==> flow/design.v <==
module MatrixMultUnit(
  input wire reset_n                      ,  
  input wire clk                          ,
  input wire dut_valid                    , 
  output wire dut_ready                   ,
  output wire                           dut__tb__sram_input_write_enable  ,
  output wire [16-1 : 0     ]   dut__tb__sram_input_write_address ,
  output wire [32-1 : 0     ]   dut__tb__sram_input_write_data    ,
  output reg  [16-1 : 0     ]   dut__tb__sram_input_read_address  , 
  input  wire [32-1 : 0     ]   tb__dut__sram_input_read_data     ,     
  output wire                           dut__tb__sram_weight_write_enable  ,
  output wire [16-1 : 0     ]   dut__tb__sram_weight_write_address ,
  output wire [32-1 : 0     ]   dut__tb__sram_weight_write_data    ,
  output reg  [16-1 : 0     ]   dut__tb__sram_weight_read_address  , 
  input  wire [32-1 : 0     ]   tb__dut__sram_weight_read_data     ,     
  output wire                           dut__tb__sram_result_write_enable  ,
  output reg  [16-1 : 0     ]   dut__tb__sram_result_write_address ,
  output wire [32-1 : 0     ]   dut__tb__sram_result_write_data    ,
  output reg  [16-1 : 0     ]   dut__tb__sram_result_read_address  , 
  input  wire [32-1 : 0     ]   tb__dut__sram_result_read_data     ,    
  output wire                           dut__tb__sram_scratchpad_write_enable  ,
  output reg  [16-1 : 0     ]   dut__tb__sram_scratchpad_write_address ,
  output wire [32-1 : 0     ]   dut__tb__sram_scratchpad_write_data    ,
  output reg  [16-1 : 0     ]   dut__tb__sram_scratchpad_read_address  , 
  input  wire [32-1 : 0     ]   tb__dut__sram_scratchpad_read_data  
);
parameter one_address_offset = 12'h1;
parameter idle_state = 4'd0;
parameter get_dimension_state = 4'd1;
parameter accumulating_state = 4'd2;
parameter writing_state = 4'd3;
parameter next_multiplication_setup_state = 4'd4;
parameter setup_multiplication_2_state = 4'd5;
parameter setup_multiplication_3_state = 4'd6;
parameter setup_multiplication_4_state = 4'd7;
parameter setup_multiplication_5_state = 4'd8;
wire my_clock; 
assign my_clock = clk; 
reg [3:0] next_state, current_state;
reg  [32-1 : 0     ]  input_data;
reg  [32-1 : 0     ]  weight_data;
reg  [32-1 : 0     ]  accumulated_result; 
wire [32-1 : 0     ]  mac_result_z;
reg [16-1 : 0     ] input_read_address_next;
reg [16-1 : 0     ] weight_read_address_next;
reg [16-1 : 0     ] result_write_address_next;
reg [16-1 : 0     ] scratchpad_write_address_next;
reg [16-1 : 0     ] next_input_matrix_first_address;
reg [16-1 : 0     ] next_weight_matrix_first_address;
reg [16-1 : 0     ] first_element_of_calculated_input_row_address;
reg [16-1 : 0     ] last_element_of_calculated_input_row_address;
reg [16-1 : 0     ] first_element_of_calculated_weight_matrix_address;
reg [16-1 : 0     ] last_element_of_calculated_weight_matrix_address;
reg [7:0] counter_total_element_in_result_matrix; 
reg [7:0] counter_go_write; 
reg [2:0] counter_next_step;
reg [1:0] counter_3_cycle;
reg [7:0] number_of_input_rows, number_of_input_cols;
reg [7:0] number_of_weight_rows, number_of_weight_cols;
assign dut__tb__sram_input_write_enable = 0;
assign dut__tb__sram_weight_write_enable = 0;
assign dut__tb__sram_input_write_address = 0;
assign dut__tb__sram_input_write_data = 0;
assign dut__tb__sram_weight_write_address = 0;
assign dut__tb__sram_weight_write_data = 0;
always @(posedge clk or negedge reset_n)begin
  if(!reset_n)
    input_read_address_next <= 0;
  else if(current_state == idle_state)
    input_read_address_next <= dut_valid ? one_address_offset : 0;
  else if(dut_valid == 1)
    input_read_address_next <= input_read_address_next + one_address_offset; 
  else if(current_state == idle_state)
    input_read_address_next <= 0;
  else if(current_state == get_dimension_state)
    input_read_address_next <= input_read_address_next + one_address_offset;
  else if((counter_next_step == 6) && (weight_read_address_next == last_element_of_calculated_weight_matrix_address + number_of_weight_cols)) 
    input_read_address_next <= last_element_of_calculated_input_row_address + one_address_offset; 
  else if((counter_next_step == 6) && (weight_read_address_next > last_element_of_calculated_weight_matrix_address))
    input_read_address_next <= first_element_of_calculated_input_row_address; 
  else if((weight_read_address_next == last_element_of_calculated_weight_matrix_address + one_address_offset) && ((current_state == accumulating_state) || (current_state == writing_state) || (current_state == get_dimension_state) || (current_state == setup_multiplication_2_state) || (current_state == setup_multiplication_3_state) || (current_state == setup_multiplication_4_state) || (current_state == setup_multiplication_5_state)))
    input_read_address_next <= last_element_of_calculated_input_row_address + one_address_offset; 
  else if((input_read_address_next == last_element_of_calculated_input_row_address + one_address_offset) && ((current_state == accumulating_state) || (current_state == writing_state) || (current_state == get_dimension_state) || (current_state == setup_multiplication_2_state) || (current_state == setup_multiplication_3_state) || (current_state == setup_multiplication_4_state) || (current_state == setup_multiplication_5_state)))
    input_read_address_next <= first_element_of_calculated_input_row_address; 
  else if((current_state == accumulating_state) || (current_state == writing_state))
    input_read_address_next <= input_read_address_next + one_address_offset;
  else if((current_state == next_multiplication_setup_state) && (counter_next_step == 2))
    input_read_address_next <= next_input_matrix_first_address;
  else if((current_state == next_multiplication_setup_state) && (counter_next_step == 3))
    input_read_address_next <= next_input_matrix_first_address;
  else if((current_state == next_multiplication_setup_state) && (counter_next_step == 4))
    input_read_address_next <= next_input_matrix_first_address;
  else if((current_state == next_multiplication_setup_state) && (counter_next_step == 5))
    input_read_address_next <= next_input_matrix_first_address;
  else 
    input_read_address_next <= input_read_address_next + one_address_offset;
end
always @(posedge clk or negedge reset_n) begin
  if(!reset_n)
    dut__tb__sram_input_read_address <= 0; 
  else if((current_state == idle_state) || (next_state == idle_state))
    dut__tb__sram_input_read_address <= 0; 
  else if(counter_next_step <= 4)
    dut__tb__sram_input_read_address <= input_read_address_next;
end
always @(posedge clk or negedge reset_n) begin
  if(!reset_n)
    dut__tb__sram_result_read_address <= 0;
  else if(current_state == idle_state)
    dut__tb__sram_result_read_address <= 0;
  else if(counter_next_step > 4)
    dut__tb__sram_result_read_address <= input_read_address_next; 
end
always @(posedge clk or negedge reset_n)begin
  if(!reset_n)
    weight_read_address_next <= 0; 
  else if(current_state == idle_state)
    weight_read_address_next <= dut_valid ? one_address_offset : 0;
  else if(dut_valid == 1)
    weight_read_address_next <= weight_read_address_next + one_address_offset;
  else if(current_state == idle_state)
    weight_read_address_next <= 0;
  else if(current_state == get_dimension_state)
    weight_read_address_next <= weight_read_address_next + one_address_offset;
  else if((counter_next_step == 6) && (weight_read_address_next == last_element_of_calculated_weight_matrix_address + number_of_weight_cols) && ((current_state == accumulating_state) || (current_state == writing_state) || (current_state == get_dimension_state) || (current_state == setup_multiplication_2_state) || (current_state == setup_multiplication_3_state) || (current_state == setup_multiplication_4_state) || (current_state == setup_multiplication_5_state)))
    weight_read_address_next <= first_element_of_calculated_weight_matrix_address;
  else if((counter_next_step == 6) && (weight_read_address_next > last_element_of_calculated_weight_matrix_address) && ((current_state == accumulating_state) || (current_state == writing_state) || (current_state == get_dimension_state) || (current_state == setup_multiplication_2_state) || (current_state == setup_multiplication_3_state) || (current_state == setup_multiplication_4_state) || (current_state == setup_multiplication_5_state)))
    weight_read_address_next <= weight_read_address_next - number_of_input_rows*(number_of_weight_cols) + one_address_offset;  
  else if(counter_next_step == 6) 
    weight_read_address_next <= weight_read_address_next + number_of_weight_cols;  
  else if((counter_next_step < 6) && (weight_read_address_next == last_element_of_calculated_weight_matrix_address + one_address_offset) && (input_read_address_next == last_element_of_calculated_input_row_address + one_address_offset)) 
    weight_read_address_next <= first_element_of_calculated_weight_matrix_address; 
  else if(input_read_address_next == last_element_of_calculated_input_row_address + one_address_offset)
    weight_read_address_next <= weight_read_address_next; 
  else if((current_state == next_multiplication_setup_state) && (counter_next_step == 2))
    weight_read_address_next <= next_weight_matrix_first_address;
  else if((current_state == next_multiplication_setup_state) && (counter_next_step == 3))
    weight_read_address_next <= next_weight_matrix_first_address;
  else if((current_state == next_multiplication_setup_state) && (counter_next_step == 4))
    weight_read_address_next <= next_weight_matrix_first_address;
  else if((current_state == next_multiplication_setup_state) && (counter_next_step == 5))
    weight_read_address_next <= next_weight_matrix_first_address;
  else 
    weight_read_address_next <= weight_read_address_next + one_address_offset;
end
always @(posedge clk or negedge reset_n) begin
  if(!reset_n)
    dut__tb__sram_weight_read_address <= 0; 
  else if((current_state == idle_state) || (next_state == idle_state))
    dut__tb__sram_weight_read_address <= 0; 
  else if(counter_next_step <= 4)
    dut__tb__sram_weight_read_address <= weight_read_address_next;
end
always @(posedge clk or negedge reset_n) begin
  if(!reset_n)
    dut__tb__sram_scratchpad_read_address <= 0;
  else if(current_state == idle_state)
    dut__tb__sram_scratchpad_read_address <= 0; 
  else if(counter_next_step > 4)
    dut__tb__sram_scratchpad_read_address <= weight_read_address_next; 
end
always @(posedge clk or negedge reset_n) begin
  if(!reset_n)
    result_write_address_next <= 0;
  else if(current_state == idle_state)
    result_write_address_next <= 0;
  else if(current_state == writing_state)
    result_write_address_next <= result_write_address_next + one_address_offset;
  else 
    result_write_address_next <= result_write_address_next;
end
always @(posedge clk or negedge reset_n) 
begin
    if (!reset_n) 
      dut__tb__sram_result_write_address <= 0;         
    else if(current_state == idle_state)
      dut__tb__sram_result_write_address <= 0; 
    else
      dut__tb__sram_result_write_address <= result_write_address_next;           
end
always @(posedge clk or negedge reset_n)begin
  if(!reset_n)
      scratchpad_write_address_next <= 0;            
  else if(current_state == idle_state)
      scratchpad_write_address_next <= 0;  
  else if(current_state == writing_state)
      scratchpad_write_address_next <= scratchpad_write_address_next + one_address_offset; 
  else 
      scratchpad_write_address_next <= scratchpad_write_address_next; 
end
always @(posedge clk or negedge reset_n)begin
  if (!reset_n) 
    dut__tb__sram_scratchpad_write_address <= 0;         
  else if(current_state == idle_state)
    dut__tb__sram_scratchpad_write_address <= 0;
  else
    dut__tb__sram_scratchpad_write_address <= scratchpad_write_address_next;           
end
always @(posedge clk or negedge reset_n) begin
  if(!reset_n)  
    first_element_of_calculated_input_row_address <= 0;
  else if(current_state == idle_state)
    first_element_of_calculated_input_row_address <= 0;
  else if(current_state == get_dimension_state) 
    first_element_of_calculated_input_row_address <= 1;
  else if((counter_next_step == 6) && (weight_read_address_next == last_element_of_calculated_weight_matrix_address + number_of_weight_cols))  
    first_element_of_calculated_input_row_address <= first_element_of_calculated_input_row_address + number_of_input_rows;
  else if((counter_next_step == 5) && (weight_read_address_next == last_element_of_calculated_weight_matrix_address + one_address_offset))
    first_element_of_calculated_input_row_address <= first_element_of_calculated_input_row_address + number_of_weight_cols;
  else if((counter_next_step < 5) && (weight_read_address_next == last_element_of_calculated_weight_matrix_address + one_address_offset))
    first_element_of_calculated_input_row_address <= first_element_of_calculated_input_row_address + number_of_input_cols;
  else if((current_state == next_multiplication_setup_state) && (counter_next_step == 2))
    first_element_of_calculated_input_row_address <= 1;
  else if((current_state == next_multiplication_setup_state) && (counter_next_step == 3))
    first_element_of_calculated_input_row_address <= 1;
  else if((current_state == next_multiplication_setup_state) && (counter_next_step == 4))
    first_element_of_calculated_input_row_address <= 0;
  else if((current_state == next_multiplication_setup_state) && (counter_next_step == 5))
    first_element_of_calculated_input_row_address <= 3*(number_of_input_rows * number_of_weight_cols);  
  else 
    first_element_of_calculated_input_row_address <= first_element_of_calculated_input_row_address;
end
always @(posedge clk or negedge reset_n) begin
  if(!reset_n)
    last_element_of_calculated_input_row_address <= 0;
  else if(current_state == idle_state)
    last_element_of_calculated_input_row_address <= 0;
  else if(current_state == get_dimension_state)
    last_element_of_calculated_input_row_address <= input_data[15:0];
  else if((counter_next_step == 6) && (weight_read_address_next == last_element_of_calculated_weight_matrix_address + number_of_weight_cols) && (input_read_address_next == last_element_of_calculated_input_row_address + one_address_offset))
    last_element_of_calculated_input_row_address <= last_element_of_calculated_input_row_address + number_of_input_rows; 
  else if((counter_next_step == 5) && (weight_read_address_next == last_element_of_calculated_weight_matrix_address + one_address_offset) && (input_read_address_next == last_element_of_calculated_input_row_address + one_address_offset))
    last_element_of_calculated_input_row_address <= last_element_of_calculated_input_row_address + number_of_weight_cols;
  else if((counter_next_step < 5) && (weight_read_address_next == last_element_of_calculated_weight_matrix_address + one_address_offset) && (input_read_address_next == last_element_of_calculated_input_row_address + one_address_offset))
    last_element_of_calculated_input_row_address <= last_element_of_calculated_input_row_address + number_of_input_cols;
  else if((current_state == next_multiplication_setup_state) && (counter_next_step == 2))
    last_element_of_calculated_input_row_address <= number_of_input_cols;
  else if((current_state == next_multiplication_setup_state) && (counter_next_step == 3))
    last_element_of_calculated_input_row_address <= number_of_input_cols; 
  else if((current_state == next_multiplication_setup_state) && (counter_next_step == 4))
    last_element_of_calculated_input_row_address <= number_of_weight_cols - 1;
  else if((current_state == next_multiplication_setup_state) && (counter_next_step == 5))
    last_element_of_calculated_input_row_address <=  (3*(number_of_input_rows * number_of_weight_cols)) + number_of_input_rows - 1;  
  else 
    last_element_of_calculated_input_row_address <= last_element_of_calculated_input_row_address;
end
always @(posedge clk or negedge reset_n) begin
  if(!reset_n)
    first_element_of_calculated_weight_matrix_address <= 0;
  else if(current_state == idle_state)
    first_element_of_calculated_weight_matrix_address <= 0;
  else if(current_state == get_dimension_state)
    first_element_of_calculated_weight_matrix_address <= 1;  
  else if((current_state == next_multiplication_setup_state) && (counter_next_step == 2))
    first_element_of_calculated_weight_matrix_address <= first_element_of_calculated_weight_matrix_address + number_of_weight_rows * number_of_weight_cols;  
  else if((current_state == next_multiplication_setup_state) && (counter_next_step == 3))
    first_element_of_calculated_weight_matrix_address <= first_element_of_calculated_weight_matrix_address + number_of_weight_rows * number_of_weight_cols;  
  else if((current_state == next_multiplication_setup_state) && (counter_next_step == 4))
    first_element_of_calculated_weight_matrix_address <= number_of_input_rows * number_of_weight_cols;  
  else if((current_state == next_multiplication_setup_state) && (counter_next_step == 5))
    first_element_of_calculated_weight_matrix_address <= first_element_of_calculated_weight_matrix_address + (number_of_input_rows * number_of_weight_cols);  
  else
    first_element_of_calculated_weight_matrix_address <= first_element_of_calculated_weight_matrix_address;
end
always @(posedge clk or negedge reset_n) begin
  if(!reset_n)
    last_element_of_calculated_weight_matrix_address <= 0;
  else if(current_state == idle_state)
    last_element_of_calculated_weight_matrix_address <= 0;
  else if(current_state == get_dimension_state)
    last_element_of_calculated_weight_matrix_address <= number_of_weight_rows * number_of_weight_cols;  
  else if((current_state == next_multiplication_setup_state) && (counter_next_step == 2))
    last_element_of_calculated_weight_matrix_address <= last_element_of_calculated_weight_matrix_address + number_of_weight_rows * number_of_weight_cols;  
  else if((current_state == next_multiplication_setup_state) && (counter_next_step == 3))
    last_element_of_calculated_weight_matrix_address <= last_element_of_calculated_weight_matrix_address + number_of_weight_rows * number_of_weight_cols;  
  else if((current_state == next_multiplication_setup_state) && (counter_next_step == 4))
    last_element_of_calculated_weight_matrix_address <= 2 * number_of_input_rows * number_of_weight_cols - 1;  
  else if((current_state == next_multiplication_setup_state) && (counter_next_step == 5))
    last_element_of_calculated_weight_matrix_address <= last_element_of_calculated_weight_matrix_address + (number_of_input_rows * number_of_weight_cols);  
  else
    last_element_of_calculated_weight_matrix_address <= last_element_of_calculated_weight_matrix_address;
end
always @(posedge clk or negedge reset_n)
begin
  if(!reset_n) 
    next_input_matrix_first_address <= 0;
  else if(current_state == idle_state)
    next_input_matrix_first_address <= 0;
  else if(current_state == get_dimension_state)
    next_input_matrix_first_address <= 1; 
  else if((current_state == next_multiplication_setup_state) && (counter_next_step == 2))
    next_input_matrix_first_address <= 1; 
  else if((current_state == next_multiplication_setup_state) && (counter_next_step == 3))
    next_input_matrix_first_address <= 0; 
  else if((current_state == next_multiplication_setup_state) && (counter_next_step == 4))
    next_input_matrix_first_address <= 3*(number_of_input_rows * number_of_weight_cols);  
  else 
    next_input_matrix_first_address <= next_input_matrix_first_address;
end
always @(posedge clk or negedge reset_n)begin
  if(!reset_n)
    next_weight_matrix_first_address <= 0;
  else if(current_state == idle_state)
    next_weight_matrix_first_address <= 0;
  else if(current_state == get_dimension_state)
    next_weight_matrix_first_address <= number_of_weight_rows * number_of_weight_cols + 1;  
  else if((current_state == next_multiplication_setup_state) && ((counter_next_step == 2)))
    next_weight_matrix_first_address <= next_weight_matrix_first_address + (number_of_weight_rows * number_of_weight_cols);  
  else if((current_state == next_multiplication_setup_state) && (counter_next_step == 3))
    next_weight_matrix_first_address <= number_of_input_rows * number_of_weight_cols;  
  else if((current_state == next_multiplication_setup_state) && (counter_next_step == 4))
    next_weight_matrix_first_address <= 2 * number_of_input_rows * number_of_weight_cols;  
  else 
    next_weight_matrix_first_address <= next_weight_matrix_first_address;
end
always @(posedge clk or negedge reset_n) 
begin
    if(!reset_n)begin
      number_of_input_rows <= 0;
      number_of_input_cols <= 0;
      number_of_weight_rows <= 0;
      number_of_weight_cols <= 0;
    end else if(current_state == idle_state)begin
      number_of_input_rows <= 0;
      number_of_input_cols <= 0;
      number_of_weight_rows <= 0;
      number_of_weight_cols <= 0;
    end else if(current_state == get_dimension_state)   begin
      number_of_input_rows <= input_data[31:16];  
      number_of_input_cols <= input_data[15:0];
      number_of_weight_rows <= weight_data[31:16];
      number_of_weight_cols <= weight_data[15:0];
    end else begin
      number_of_input_rows <= number_of_input_rows;
      number_of_input_cols <= number_of_input_cols;
      number_of_weight_rows <= number_of_weight_rows;
      number_of_weight_cols <= number_of_weight_cols;
    end        
end
always @(posedge clk or negedge reset_n)begin
  if(!reset_n)
    counter_go_write <= 0;
  else if(current_state == idle_state)
    counter_go_write <= 0; 
  else if(current_state == get_dimension_state)
    counter_go_write <= input_data[15:0] - 1;  
  else if(current_state == accumulating_state) 
    counter_go_write <= counter_go_write - 1;
  else if((current_state == writing_state) && (counter_next_step == 6))
    counter_go_write <= number_of_input_rows - 1; 
  else if((current_state == writing_state) && (counter_next_step == 5)) 
    counter_go_write <= number_of_weight_cols - 1;  
  else if((current_state == writing_state) && (counter_next_step < 5))
    counter_go_write <= number_of_input_cols - 1;
  else if(current_state == setup_multiplication_2_state)
    counter_go_write <= number_of_input_cols - 1;
  else if(current_state == setup_multiplication_3_state)
    counter_go_write <= number_of_input_cols - 1;
  else if(current_state == setup_multiplication_4_state)
    counter_go_write <= number_of_weight_cols - 1;  
  else if(current_state == setup_multiplication_5_state)
    counter_go_write <= number_of_input_rows - 1;  
  else 
    counter_go_write <= counter_go_write; 
end
always @(posedge clk or negedge reset_n) 
begin
  if(!reset_n)
    counter_total_element_in_result_matrix <= 0;
  else if (current_state == idle_state)
    counter_total_element_in_result_matrix <= 0;     
  else if (current_state == get_dimension_state)
    counter_total_element_in_result_matrix <= (input_data[31:16] * weight_data[15:0]) - 1; 
  else if (current_state == writing_state) 
    counter_total_element_in_result_matrix <= counter_total_element_in_result_matrix - 1;
  else if (current_state == setup_multiplication_2_state) 
    counter_total_element_in_result_matrix <= (number_of_input_rows * number_of_weight_cols) - 1;
  else if (current_state == setup_multiplication_3_state) 
    counter_total_element_in_result_matrix <= (number_of_input_rows * number_of_weight_cols) - 1;
  else if (current_state == setup_multiplication_4_state) 
    counter_total_element_in_result_matrix <= (number_of_input_rows * number_of_input_rows) - 1;   
  else if (current_state == setup_multiplication_5_state) 
    counter_total_element_in_result_matrix <= (number_of_input_rows * number_of_weight_cols) - 1; 
  else 
    counter_total_element_in_result_matrix <= counter_total_element_in_result_matrix;  
end
always @(posedge clk or negedge reset_n) begin
  if(!reset_n)begin
    counter_next_step <= 0;
  end else if(current_state == idle_state) begin
    counter_next_step <= 2;
  end else if(current_state == next_multiplication_setup_state)begin
    counter_next_step <= counter_next_step + 1;
  end else
    counter_next_step <= counter_next_step;
end
always @(posedge clk or negedge reset_n)begin
  if(!reset_n)
    counter_3_cycle <= 0;
  else if(current_state == idle_state) 
    counter_3_cycle <= 2;
  else if (current_state == get_dimension_state)
    counter_3_cycle <= counter_3_cycle - 1;
  else if(current_state == setup_multiplication_2_state) 
    counter_3_cycle <= counter_3_cycle - 1;
  else if(current_state == setup_multiplication_3_state) 
    counter_3_cycle <= counter_3_cycle - 1;
  else if(current_state == setup_multiplication_4_state) 
    counter_3_cycle <= counter_3_cycle - 1;
  else if(current_state == setup_multiplication_5_state) 
    counter_3_cycle <= counter_3_cycle - 1;
  else 
    counter_3_cycle <= 2;
end
always @(posedge clk or negedge reset_n) 
begin
    if(!reset_n)begin
      input_data <= 0;      
      weight_data <= 0;        
    end else if(current_state == idle_state)begin
      input_data <= 0;      
      weight_data <= 0;  
    end else if(counter_next_step <= 4)begin 
      input_data <= tb__dut__sram_input_read_data;      
      weight_data <= tb__dut__sram_weight_read_data;
    end else begin 
      input_data <= tb__dut__sram_result_read_data;      
      weight_data <= tb__dut__sram_scratchpad_read_data;
    end 
end
interger_accumulated_matrix_multiplication u1( 
  .input_data(input_data),   
  .weight_data(weight_data),  
  .accumulated_result_data(accumulated_result),
  .result_data(mac_result_z)
);
always @(posedge clk or negedge reset_n)begin
  if(!reset_n)
    accumulated_result <= 0;
  else if (current_state == idle_state)
    accumulated_result <= 0;
  else if((current_state == accumulating_state))
    accumulated_result <= mac_result_z;
  else if(current_state == writing_state)
    accumulated_result <= 0;
  else if(current_state == next_multiplication_setup_state)
    accumulated_result <= 0;
  else if(current_state == setup_multiplication_2_state)
    accumulated_result <= 0;
  else if(current_state == setup_multiplication_3_state)
    accumulated_result <= 0;
  else if(current_state == setup_multiplication_4_state)
    accumulated_result <= 0;
  else if(current_state == setup_multiplication_5_state)
    accumulated_result <= 0;
  else 
    accumulated_result <= accumulated_result;
end
assign dut__tb__sram_result_write_data = accumulated_result;
assign dut__tb__sram_result_write_enable = (current_state == writing_state) ? 1 : 0;
assign dut__tb__sram_scratchpad_write_data = accumulated_result;
assign dut__tb__sram_scratchpad_write_enable = (current_state == writing_state) ? 1 : 0;
always @(posedge clk or negedge reset_n) begin
  if(!reset_n)
    current_state <= 0;
  else 
    current_state <= next_state;
end
always @(*) begin
  case (current_state)
    idle_state:begin
      if (dut_valid == 1)  
        next_state = get_dimension_state;
      else  
        next_state = idle_state;
    end
    get_dimension_state:begin
      if(counter_3_cycle != 0)
        next_state = get_dimension_state;
      else 
        next_state = accumulating_state;
    end
    accumulating_state: begin 
      if(counter_go_write == 0)
        next_state = writing_state;
      else 
        next_state = accumulating_state;
    end
    writing_state:begin
      if(counter_total_element_in_result_matrix != 0) 
        next_state = accumulating_state;
      else 
        next_state = next_multiplication_setup_state;
    end
    next_multiplication_setup_state:begin
      if(counter_next_step == 2)
        next_state = setup_multiplication_2_state;
      else if(counter_next_step == 3)
        next_state = setup_multiplication_3_state;
      else if(counter_next_step == 4)
        next_state = setup_multiplication_4_state;
      else if(counter_next_step == 5)
        next_state = setup_multiplication_5_state;
      else if(counter_next_step == 6)
        next_state = idle_state; 
      else 
        next_state = next_multiplication_setup_state;
    end
    setup_multiplication_2_state:begin
      if(counter_3_cycle == 0) 
        next_state = accumulating_state;
      else  
        next_state = setup_multiplication_2_state;
    end
    setup_multiplication_3_state:begin
      if(counter_3_cycle == 0) 
        next_state = accumulating_state;
      else  
        next_state = setup_multiplication_3_state;
    end
    setup_multiplication_4_state:begin
      if(counter_3_cycle == 0) 
        next_state = accumulating_state;
      else  
        next_state = setup_multiplication_4_state;
    end
    setup_multiplication_5_state:begin
      if(counter_3_cycle == 0) 
        next_state = accumulating_state;
      else  
        next_state = setup_multiplication_5_state;
    end
    default: next_state = idle_state;
  endcase
end
assign dut_ready = (current_state == idle_state) ? 1:0;
endmodule
module interger_accumulated_matrix_multiplication ( 
  input wire [32-1  : 0] input_data,
  input wire [32-1  : 0] weight_data,
  input wire [32-1 : 0] accumulated_result_data,
  output wire [32-1 : 0] result_data
);
  assign result_data = (input_data * weight_data) + accumulated_result_data;
endmodule
Hand-over note for MatrixMultUnit

[Tool chain data of MatrixMultUnit]
Each step is given for the RTL above and for the edited RTL.
Lines under "original" count in the file above, lines under "edited" in the edited file.
"change": "edited" minus "original" as printed here.
Not given: n/a
Inputs
  top module: MatrixMultUnit
  clock port: clk
  cell library: sky130hd
  timing corner: tt_025C_1v80

[Diff]
The edit as a unified diff against the file above.
A script made this edit. It changes what the design does and was not meant as an optimisation.
begin of diff
@@ -228,5 +228,5 @@
   else if(current_state == get_dimension_state)
     last_element_of_calculated_input_row_address <= input_data[15:0];
-  else if((counter_next_step == 6) && (weight_read_address_next == last_element_of_calculated_weight_matrix_address + number_of_weight_cols) && (input_read_address_next == last_element_of_calculated_input_row_address + one_address_offset))
+  else if((counter_next_step == 6) && (weight_read_address_next == (last_element_of_calculated_weight_matrix_address | number_of_weight_cols)) && (input_read_address_next == last_element_of_calculated_input_row_address + one_address_offset))
     last_element_of_calculated_input_row_address <= last_element_of_calculated_input_row_address + number_of_input_rows; 
   else if((counter_next_step == 5) && (weight_read_address_next == last_element_of_calculated_weight_matrix_address + one_address_offset) && (input_read_address_next == last_element_of_calculated_input_row_address + one_address_offset))
end of diff

[Word level]
Source: Yosys, flattened and elaborated, memories not mapped. Widths are those after wreduce. Registers that Yosys merges into a memory's read port (data or address) are not register bits. Print and check cells do not count.
Cells by class
  add/subtract/negate cells: original 37, edited 37, change 0
  $mul: original 9, edited 9, change 0
  $lt $le $gt $ge: original 5, edited 5, change 0
  eq/ne operators: original 17, edited 18, change +1
  multiplexer cells: original 140, edited 140, change 0
  bitwise logic cells: original 0, edited 1, change +1
  reductions and logical operators: original 45, edited 46, change +1
Operators by type and width
  1-bit logical AND: original 20, edited 21, change +1
  16-bit equality test: original 3, edited 4, change +1
  16-bit by 8-bit bitwise OR with 16-bit output: original 0, edited 1, change +1
  16-bit 2-to-1 mux: original 78, edited 78, change 0
  8-bit 2-to-1 mux: original 25, edited 25, change 0
  32-bit 2-to-1 mux: original 12, edited 12, change 0
  16-bit by 8-bit adder with 16-bit output: original 9, edited 9, change 0
  16-bit by 1-bit adder with 16-bit output (second input constant): original 8, edited 8, change 0
  8-bit by 1-bit subtractor with 8-bit output (second input constant): original 8, edited 8, change 0
  1-bit logical OR: original 7, edited 7, change 0
  2-bit 2-to-1 mux: original 7, edited 7, change 0
  3-bit 2-to-1 mux: original 7, edited 7, change 0
  2-bit nonzero test: original 6, edited 6, change 0
  16-bit adder: original 5, edited 5, change 0
  1-bit 2-to-1 mux: original 5, edited 5, change 0
  4-bit 2-to-1 mux: original 5, edited 5, change 0
  4-bit by 3-bit equality test with 1-bit output (second input constant): original 4, edited 4, change 0
  8-bit by 8-bit multiplier with 16-bit output: original 4, edited 4, change 0
  3-bit equality test (second input constant): original 3, edited 3, change 0
  3-bit by 2-bit equality test with 1-bit output (second input constant): original 2, edited 2, change 0
  4-bit by 2-bit equality test with 1-bit output (second input constant): original 2, edited 2, change 0
  4-bit zero test: original 2, edited 2, change 0
  3-bit < comparator (second input constant): original 2, edited 2, change 0
  8-bit nonzero test: original 2, edited 2, change 0
  9-bit nonzero test: original 2, edited 2, change 0
  16-bit by 1-bit subtractor with 16-bit output (second input constant): original 2, edited 2, change 0
  3-bit by 1-bit adder with 3-bit output (second input constant): original 1, edited 1, change 0
  32-bit adder: original 1, edited 1, change 0
The list need not be complete.
Word-level totals
  register bits: original 409, edited 409, change 0
  input bits: original 131, edited 131, change 0
  output and inout bits: original 261, edited 261, change 0
  elaborated cells: original 281, edited 284, change +3

[Longest topological paths]
Longest topological path by Yosys (ltp), each cell counted once; first at word level (registers and memories cut), then after technology mapping (sequential cells cut; the memories' decode and read muxes count).
Depth
  depth after elaboration: original 15, edited 15, change 0
  ABC_AREA: original 0, edited 0
  mapped depth: original 34, edited 36, change +2
  gate-level depth less buffers: original 32, edited 34, change +2

[Synthesis result]
Yosys stat after the flow's synthesis: flattened, memories mapped to cells. It holds for the ABC_AREA given above (unset counts as 0); a run with the other value may have another netlist.
Synthesis totals
  cell count: original 6670, edited 6709, change +39
  chip area (Yosys) (µm²): original 55480.7, edited 55663.4, change +182.7
  flip-flops: original 414, edited 414, change 0
  buffer cells: original 504, edited 487, change -17
Cell types
  sky130_fd_sc_hd__nand2_1: original 1012, edited 1066, change +54
  sky130_fd_sc_hd__a21oi_1: original 442, edited 400, change -42
  sky130_fd_sc_hd__nor2_1: original 364, edited 403, change +39
  sky130_fd_sc_hd__and2_1: original 207, edited 169, change -38
  sky130_fd_sc_hd__o21ai_0: original 228, edited 258, change +30
  sky130_fd_sc_hd__clkbuf_1: original 321, edited 299, change -22
  sky130_fd_sc_hd__nor3_1: original 98, edited 116, change +18
  sky130_fd_sc_hd__or2_2: original 27, edited 10, change -17
  sky130_fd_sc_hd__nand3_1: original 95, edited 108, change +13
  sky130_fd_sc_hd__a221oi_1: original 32, edited 19, change -13
  sky130_fd_sc_hd__nor4_1: original 32, edited 20, change -12
  sky130_fd_sc_hd__or3_1: original 25, edited 37, change +12
  sky130_fd_sc_hd__a211oi_1: original 94, edited 104, change +10
  sky130_fd_sc_hd__o31ai_1: original 23, edited 33, change +10
  sky130_fd_sc_hd__ha_1: original 474, edited 483, change +9
  sky130_fd_sc_hd__a22oi_1: original 21, edited 30, change +9
  sky130_fd_sc_hd__xnor2_1: original 320, edited 328, change +8
  sky130_fd_sc_hd__xor2_1: original 153, edited 161, change +8
The list need not be complete.
By module: a second synthesis without flattening, with its own total; a netlist apart from the flattened one above.
Unflattened totals
  cell total of the unflattened synthesis: original 6805, edited 6740, change -65
  area (unflattened synthesis) (µm²): original 56477.9, edited 56484.2, change +6.3
Rows give one instance, submodules left out.
By module, original
  MatrixMultUnit: times used 1, cells 4913, area 39688.1 µm², sequential area 10361.2 µm²
  interger_accumulated_matrix_multiplication: times used 1, cells 1892, area 16789.9 µm², sequential area 0.0 µm²
By module, edited
  MatrixMultUnit: times used 1, cells 4843, area 39636.8 µm², sequential area 10361.2 µm²
  interger_accumulated_matrix_multiplication: times used 1, cells 1897, area 16847.4 µm², sequential area 0.0 µm²

[Path before layout]
Source: OpenSTA report_checks on the synthesized netlist (no wires, ideal clock, input and output delay 20% of the period each), path of least setup slack; recovery checks are left aside. Register names are those of the netlist, which keeps one name where synthesis merged equal registers.
Path post-synthesis
  path type: original register to register, edited register to register
  start: original register number_of_weight_cols[2], edited register number_of_input_rows[1]
  end: original register last_element_of_calculated_input_row_address[15], edited register last_element_of_calculated_input_row_address[14]
  clock period (ns): original 10.0, edited 10.0, change 0.0
  time at the first pin (ns): original 0.000, edited 0.000, change 0.000
  data arrival time (ns): original 7.221, edited 7.192, change -0.029
  data required time (ns): original 9.927, edited 9.879, change -0.048
  slack (ns): original 2.706, edited 2.687, change -0.019
  path delay (ns): original 7.294, edited 7.313, change +0.019
  stages: original 34, edited 32, change -2
  path buffers: original 2, edited 2, change 0
  synthesis period reached (ns): original 7.294, edited 7.313, change +0.019
"path delay" = arrival - input delay + setup time.
"stages": output pins that drive a net of the path, with the launching flip-flop's if there is one; two outputs of one cell count as two.
"synthesis period reached" is the clock period less the worst setup slack; recovery checks do not enter. This is arithmetic on one report: input and output delays are still those of the set period (20% each).
Between the ends stands the longest chain of elaborated cells between them, by number of cells; it is not shown to be the way that was timed. Of several equally long chains one is given.
A line is the first line of the expression or statement that the cell stems from. Yosys adds cells for indexed reads and writes and turns some case tables into memories.
A register here has more assigning lines than the two given.
Between the ends, post-synthesis, original
  cell sequence: sky130_fd_sc_hd__dfrtp_1 sky130_fd_sc_hd__clkbuf_1 sky130_fd_sc_hd__clkbuf_1 sky130_fd_sc_hd__nand2_1 sky130_fd_sc_hd__fa_1 sky130_fd_sc_hd__fa_1 sky130_fd_sc_hd__inv_1 sky130_fd_sc_hd__fa_1 sky130_fd_sc_hd__inv_1 sky130_fd_sc_hd__fa_1 sky130_fd_sc_hd__inv_1 sky130_fd_sc_hd__ha_1 sky130_fd_sc_hd__o21ai_0 sky130_fd_sc_hd__nor2_1 sky130_fd_sc_hd__o21a_1 sky130_fd_sc_hd__nor2_1 sky130_fd_sc_hd__xnor2_1 sky130_fd_sc_hd__ha_1 sky130_fd_sc_hd__and2_1 sky130_fd_sc_hd__a31oi_1 sky130_fd_sc_hd__o21ai_0 sky130_fd_sc_hd__nor2_1 sky130_fd_sc_hd__xnor2_1 sky130_fd_sc_hd__inv_1 sky130_fd_sc_hd__ha_1 sky130_fd_sc_hd__a21boi_0 sky130_fd_sc_hd__a41o_1 sky130_fd_sc_hd__o41a_1 sky130_fd_sc_hd__a21o_1 sky130_fd_sc_hd__a21oi_1 sky130_fd_sc_hd__xor2_1 sky130_fd_sc_hd__mux2i_1 sky130_fd_sc_hd__nand2_1 sky130_fd_sc_hd__a21oi_2
  length of the longest elaborated chain: 13
  elaborated cells on any way between the ends: 20
  classes of those cells: add/sub (5); mul (2); eq/ne (1); mux (9); reduce/logical (3)
RTL lines, path post-synthesis, original
  start, declared: line 59  | reg [7:0] number_of_weight_rows, number_of_weight_cols;
  start, assigned: line 332  | number_of_weight_cols <= weight_data[15:0];
  start, assigned: line 337  | number_of_weight_cols <= number_of_weight_cols;
  8-bit by 8-bit multiplier with 16-bit output: line 243  | last_element_of_calculated_input_row_address <=  (3*(number_of_input_rows * number_of_weight_cols)) + number_o ...
  2-bit by 16-bit multiplier with 16-bit output: line 243
  16-bit by 8-bit adder with 16-bit output: line 243
  16-bit by 1-bit subtractor with 16-bit output: line 243
  16-bit 2-to-1 mux: line 242  | else if((current_state == next_multiplication_setup_state) && (counter_next_step == 5))
  16-bit 2-to-1 mux: line 240  | else if((current_state == next_multiplication_setup_state) && (counter_next_step == 4))
  16-bit 2-to-1 mux: line 238  | else if((current_state == next_multiplication_setup_state) && (counter_next_step == 3))
  16-bit 2-to-1 mux: line 236  | else if((current_state == next_multiplication_setup_state) && (counter_next_step == 2))
  16-bit 2-to-1 mux: line 234  | else if((counter_next_step < 5) && (weight_read_address_next == last_element_of_calculated_weight_matrix_addre ...
  16-bit 2-to-1 mux: line 232  | else if((counter_next_step == 5) && (weight_read_address_next == last_element_of_calculated_weight_matrix_addr ...
  16-bit 2-to-1 mux: line 230  | else if((counter_next_step == 6) && (weight_read_address_next == last_element_of_calculated_weight_matrix_addr ...
  16-bit 2-to-1 mux: line 228  | else if(current_state == get_dimension_state)
  16-bit 2-to-1 mux: line 226  | else if(current_state == idle_state)
  end, assigned: line 229  | last_element_of_calculated_input_row_address <= input_data[15:0];
  end, assigned: line 231  | last_element_of_calculated_input_row_address <= last_element_of_calculated_input_row_address + number_of_input ...
  end, declared: line 51  | reg [16-1 : 0     ] last_element_of_calculated_input_row_address;
Between the ends, post-synthesis, edited
  cell sequence: sky130_fd_sc_hd__dfrtp_1 sky130_fd_sc_hd__clkbuf_1 sky130_fd_sc_hd__inv_1 sky130_fd_sc_hd__clkbuf_1 sky130_fd_sc_hd__nor2_1 sky130_fd_sc_hd__fa_1 sky130_fd_sc_hd__fa_1 sky130_fd_sc_hd__inv_1 sky130_fd_sc_hd__fa_1 sky130_fd_sc_hd__fa_1 sky130_fd_sc_hd__inv_1 sky130_fd_sc_hd__ha_1 sky130_fd_sc_hd__o21ai_0 sky130_fd_sc_hd__o21ai_1 sky130_fd_sc_hd__inv_1 sky130_fd_sc_hd__ha_1 sky130_fd_sc_hd__or3_1 sky130_fd_sc_hd__o21ai_0 sky130_fd_sc_hd__a21oi_1 sky130_fd_sc_hd__a21oi_1 sky130_fd_sc_hd__xnor2_1 sky130_fd_sc_hd__inv_1 sky130_fd_sc_hd__ha_1 sky130_fd_sc_hd__and3_1 sky130_fd_sc_hd__and3_1 sky130_fd_sc_hd__o31ai_1 sky130_fd_sc_hd__o21ai_0 sky130_fd_sc_hd__xor2_1 sky130_fd_sc_hd__o21ai_0 sky130_fd_sc_hd__nand2_1 sky130_fd_sc_hd__a211o_1 sky130_fd_sc_hd__a22o_1
  length of the longest elaborated chain: 13
  elaborated cells on any way between the ends: 14
  classes of those cells: add/sub (3); mul (2); mux (9)
RTL lines, path post-synthesis, edited
  start, declared: line 58  | reg [7:0] number_of_input_rows, number_of_input_cols;
  start, assigned: line 329  | number_of_input_rows <= input_data[31:16];
  start, assigned: line 334  | number_of_input_rows <= number_of_input_rows;
  8-bit by 8-bit multiplier with 16-bit output: line 243  | last_element_of_calculated_input_row_address <=  (3*(number_of_input_rows * number_of_weight_cols)) + number_o ...
  2-bit by 16-bit multiplier with 16-bit output: line 243
  16-bit by 8-bit adder with 16-bit output: line 243
  16-bit by 1-bit subtractor with 16-bit output: line 243
  16-bit 2-to-1 mux: line 242  | else if((current_state == next_multiplication_setup_state) && (counter_next_step == 5))
  16-bit 2-to-1 mux: line 240  | else if((current_state == next_multiplication_setup_state) && (counter_next_step == 4))
  16-bit 2-to-1 mux: line 238  | else if((current_state == next_multiplication_setup_state) && (counter_next_step == 3))
  16-bit 2-to-1 mux: line 236  | else if((current_state == next_multiplication_setup_state) && (counter_next_step == 2))
  16-bit 2-to-1 mux: line 234  | else if((counter_next_step < 5) && (weight_read_address_next == last_element_of_calculated_weight_matrix_addre ...
  16-bit 2-to-1 mux: line 232  | else if((counter_next_step == 5) && (weight_read_address_next == last_element_of_calculated_weight_matrix_addr ...
  16-bit 2-to-1 mux: line 230  | else if((counter_next_step == 6) && (weight_read_address_next == (last_element_of_calculated_weight_matrix_add ...
  16-bit 2-to-1 mux: line 228  | else if(current_state == get_dimension_state)
  16-bit 2-to-1 mux: line 226  | else if(current_state == idle_state)
  end, assigned: line 229  | last_element_of_calculated_input_row_address <= input_data[15:0];
  end, assigned: line 231  | last_element_of_calculated_input_row_address <= last_element_of_calculated_input_row_address + number_of_input ...
  end, declared: line 51  | reg [16-1 : 0     ] last_element_of_calculated_input_row_address;

[Worst path after layout]
From the final timing report of the runs of pair A: the path of least setup slack in the routed layout; clock arrival at registers is part of the times.
Path after layout
  path type: original register to register, edited register to register
  start: original register number_of_weight_cols[2], edited register number_of_input_rows[3]
  end: original register last_element_of_calculated_input_row_address[14], edited register last_element_of_calculated_input_row_address[12]
  clock period (ns): original 10.0, edited 10.0, change 0.0
  time at the first pin (ns): original 0.68, edited 0.68, change 0.00
  data arrival time (ns): original 8.64, edited 8.90, change +0.26
  data required time (ns): original 10.59, edited 10.53, change -0.06
  slack (ns): original 1.94, edited 1.63, change -0.31
  stages: original 30, edited 30, change 0
  path buffers: original 2, edited 1, change -1
Between the ends stands the longest chain of elaborated cells between them, by number of cells; it is not shown to be the way that was timed. Of several equally long chains one is given.
A register here has more assigning lines than the two given.
Between the ends, after layout, original
  cell sequence: sky130_fd_sc_hd__dfrtp_1 sky130_fd_sc_hd__buf_4 sky130_fd_sc_hd__and2_1 sky130_fd_sc_hd__fa_1 sky130_fd_sc_hd__fa_1 sky130_fd_sc_hd__fa_1 sky130_fd_sc_hd__inv_1 sky130_fd_sc_hd__fa_1 sky130_fd_sc_hd__inv_1 sky130_fd_sc_hd__ha_1 sky130_fd_sc_hd__or3_1 sky130_fd_sc_hd__o21ai_0 sky130_fd_sc_hd__xnor2_1 sky130_fd_sc_hd__buf_4 sky130_fd_sc_hd__ha_1 sky130_fd_sc_hd__and3_1 sky130_fd_sc_hd__a311oi_1 sky130_fd_sc_hd__nor2b_1 sky130_fd_sc_hd__o21ai_0 sky130_fd_sc_hd__nand2b_1 sky130_fd_sc_hd__xor2_1 sky130_fd_sc_hd__inv_1 sky130_fd_sc_hd__ha_1 sky130_fd_sc_hd__a21oi_1 sky130_fd_sc_hd__o21ai_0 sky130_fd_sc_hd__xor2_1 sky130_fd_sc_hd__o21ai_0 sky130_fd_sc_hd__o2111ai_1 sky130_fd_sc_hd__o211ai_1 sky130_fd_sc_hd__a211oi_1
  length of the longest elaborated chain: 13
  elaborated cells on any way between the ends: 20
  classes of those cells: add/sub (5); mul (2); eq/ne (1); mux (9); reduce/logical (3)
RTL lines, path after layout, original
  start, declared: line 59  | reg [7:0] number_of_weight_rows, number_of_weight_cols;
  start, assigned: line 332  | number_of_weight_cols <= weight_data[15:0];
  start, assigned: line 337  | number_of_weight_cols <= number_of_weight_cols;
  8-bit by 8-bit multiplier with 16-bit output: line 243  | last_element_of_calculated_input_row_address <=  (3*(number_of_input_rows * number_of_weight_cols)) + number_o ...
  2-bit by 16-bit multiplier with 16-bit output: line 243
  16-bit by 8-bit adder with 16-bit output: line 243
  16-bit by 1-bit subtractor with 16-bit output: line 243
  16-bit 2-to-1 mux: line 242  | else if((current_state == next_multiplication_setup_state) && (counter_next_step == 5))
  16-bit 2-to-1 mux: line 240  | else if((current_state == next_multiplication_setup_state) && (counter_next_step == 4))
  16-bit 2-to-1 mux: line 238  | else if((current_state == next_multiplication_setup_state) && (counter_next_step == 3))
  16-bit 2-to-1 mux: line 236  | else if((current_state == next_multiplication_setup_state) && (counter_next_step == 2))
  16-bit 2-to-1 mux: line 234  | else if((counter_next_step < 5) && (weight_read_address_next == last_element_of_calculated_weight_matrix_addre ...
  16-bit 2-to-1 mux: line 232  | else if((counter_next_step == 5) && (weight_read_address_next == last_element_of_calculated_weight_matrix_addr ...
  16-bit 2-to-1 mux: line 230  | else if((counter_next_step == 6) && (weight_read_address_next == last_element_of_calculated_weight_matrix_addr ...
  16-bit 2-to-1 mux: line 228  | else if(current_state == get_dimension_state)
  16-bit 2-to-1 mux: line 226  | else if(current_state == idle_state)
  end, assigned: line 229  | last_element_of_calculated_input_row_address <= input_data[15:0];
  end, assigned: line 231  | last_element_of_calculated_input_row_address <= last_element_of_calculated_input_row_address + number_of_input ...
  end, declared: line 51  | reg [16-1 : 0     ] last_element_of_calculated_input_row_address;
Between the ends, after layout, edited
  cell sequence: sky130_fd_sc_hd__dfrtp_1 sky130_fd_sc_hd__clkinv_1 sky130_fd_sc_hd__nor2_1 sky130_fd_sc_hd__fa_1 sky130_fd_sc_hd__fa_1 sky130_fd_sc_hd__fa_1 sky130_fd_sc_hd__inv_1 sky130_fd_sc_hd__fa_1 sky130_fd_sc_hd__inv_1 sky130_fd_sc_hd__ha_1 sky130_fd_sc_hd__o21a_1 sky130_fd_sc_hd__nor2_1 sky130_fd_sc_hd__nor2_1 sky130_fd_sc_hd__a21oi_1 sky130_fd_sc_hd__xor2_1 sky130_fd_sc_hd__buf_4 sky130_fd_sc_hd__inv_1 sky130_fd_sc_hd__ha_1 sky130_fd_sc_hd__and3_1 sky130_fd_sc_hd__a211oi_1 sky130_fd_sc_hd__xnor2_1 sky130_fd_sc_hd__inv_1 sky130_fd_sc_hd__ha_1 sky130_fd_sc_hd__or3_1 sky130_fd_sc_hd__o31ai_1 sky130_fd_sc_hd__xnor2_1 sky130_fd_sc_hd__o21ai_0 sky130_fd_sc_hd__a21oi_1 sky130_fd_sc_hd__a2111oi_0 sky130_fd_sc_hd__nor3_1
  length of the longest elaborated chain: 13
  elaborated cells on any way between the ends: 14
  classes of those cells: add/sub (3); mul (2); mux (9)
RTL lines, path after layout, edited
  start, declared: line 58  | reg [7:0] number_of_input_rows, number_of_input_cols;
  start, assigned: line 329  | number_of_input_rows <= input_data[31:16];
  start, assigned: line 334  | number_of_input_rows <= number_of_input_rows;
  8-bit by 8-bit multiplier with 16-bit output: line 243  | last_element_of_calculated_input_row_address <=  (3*(number_of_input_rows * number_of_weight_cols)) + number_o ...
  2-bit by 16-bit multiplier with 16-bit output: line 243
  16-bit by 8-bit adder with 16-bit output: line 243
  16-bit by 1-bit subtractor with 16-bit output: line 243
  16-bit 2-to-1 mux: line 242  | else if((current_state == next_multiplication_setup_state) && (counter_next_step == 5))
  16-bit 2-to-1 mux: line 240  | else if((current_state == next_multiplication_setup_state) && (counter_next_step == 4))
  16-bit 2-to-1 mux: line 238  | else if((current_state == next_multiplication_setup_state) && (counter_next_step == 3))
  16-bit 2-to-1 mux: line 236  | else if((current_state == next_multiplication_setup_state) && (counter_next_step == 2))
  16-bit 2-to-1 mux: line 234  | else if((counter_next_step < 5) && (weight_read_address_next == last_element_of_calculated_weight_matrix_addre ...
  16-bit 2-to-1 mux: line 232  | else if((counter_next_step == 5) && (weight_read_address_next == last_element_of_calculated_weight_matrix_addr ...
  16-bit 2-to-1 mux: line 230  | else if((counter_next_step == 6) && (weight_read_address_next == (last_element_of_calculated_weight_matrix_add ...
  16-bit 2-to-1 mux: line 228  | else if(current_state == get_dimension_state)
  16-bit 2-to-1 mux: line 226  | else if(current_state == idle_state)
  end, assigned: line 229  | last_element_of_calculated_input_row_address <= input_data[15:0];
  end, assigned: line 231  | last_element_of_calculated_input_row_address <= last_element_of_calculated_input_row_address + number_of_input ...
  end, declared: line 51  | reg [16-1 : 0     ] last_element_of_calculated_input_row_address;

[Measured runs]
Both versions went through the flow (Yosys, OpenROAD) with the same settings in each pair. Constraints: input delay and output delay 20% of the set period each, output load 0.01 pF.
Settings, pair A
  CORE_UTILIZATION: 40
  period_ns: 10.0
  CAP_MARGIN: 20
  CORE_MARGIN: 2
  SLEW_MARGIN: 20
Final reports, pair A
  Yosys chip area after synthesis (µm²): original 55480.7, edited 55663.4, change +182.7
  area of the die (µm²): original 141696.0, edited 142159.0, change +463.0
  standard-cell area after layout (µm²): original 61805.5, edited 61909.4, change +103.9
  post-route utilization (%): original 45.0, edited 44.9, change -0.1
  worst setup slack after layout (ns): original 1.943, edited 1.630, change -0.313
  setup total negative slack (ns): original 0.000, edited 0.000, change 0.000
  achieved period (ns): original 8.057, edited 8.370, change +0.313
Settings, pair B
  ABC_AREA: 1
  CORE_UTILIZATION: 57
  CTS_CLUSTER_DIAMETER: 61
  GPL_ROUTABILITY_DRIVEN: 1
  MAX_ROUTING_LAYER: met4
  PLACE_DENSITY_LB_ADDON: 0.14
  TNS_END_PERCENT: 100
  period_ns: 11.2
  CAP_MARGIN: 20
  CORE_MARGIN: 2
  SLEW_MARGIN: 20
Final reports, pair B
  Yosys chip area after synthesis (µm²): original 57931.8, edited 57762.9, change -168.9
  area of the die (µm²): original 104200.0, edited 103900.0, change -300.0
  standard-cell area after layout (µm²): original 63445.8, edited 63484.6, change +38.8
  post-route utilization (%): original 63.2, edited 63.3, change +0.1
  worst setup slack after layout (ns): original 2.665, edited 2.541, change -0.124
  setup total negative slack (ns): original 0.000, edited 0.000, change 0.000
  achieved period (ns): original 8.535, edited 8.659, change +0.124
"achieved period": clock period set for the run, less the worst setup slack. It is reckoned from that one timing run; input and output delays stay at 20% of the period that was set.

End of note.
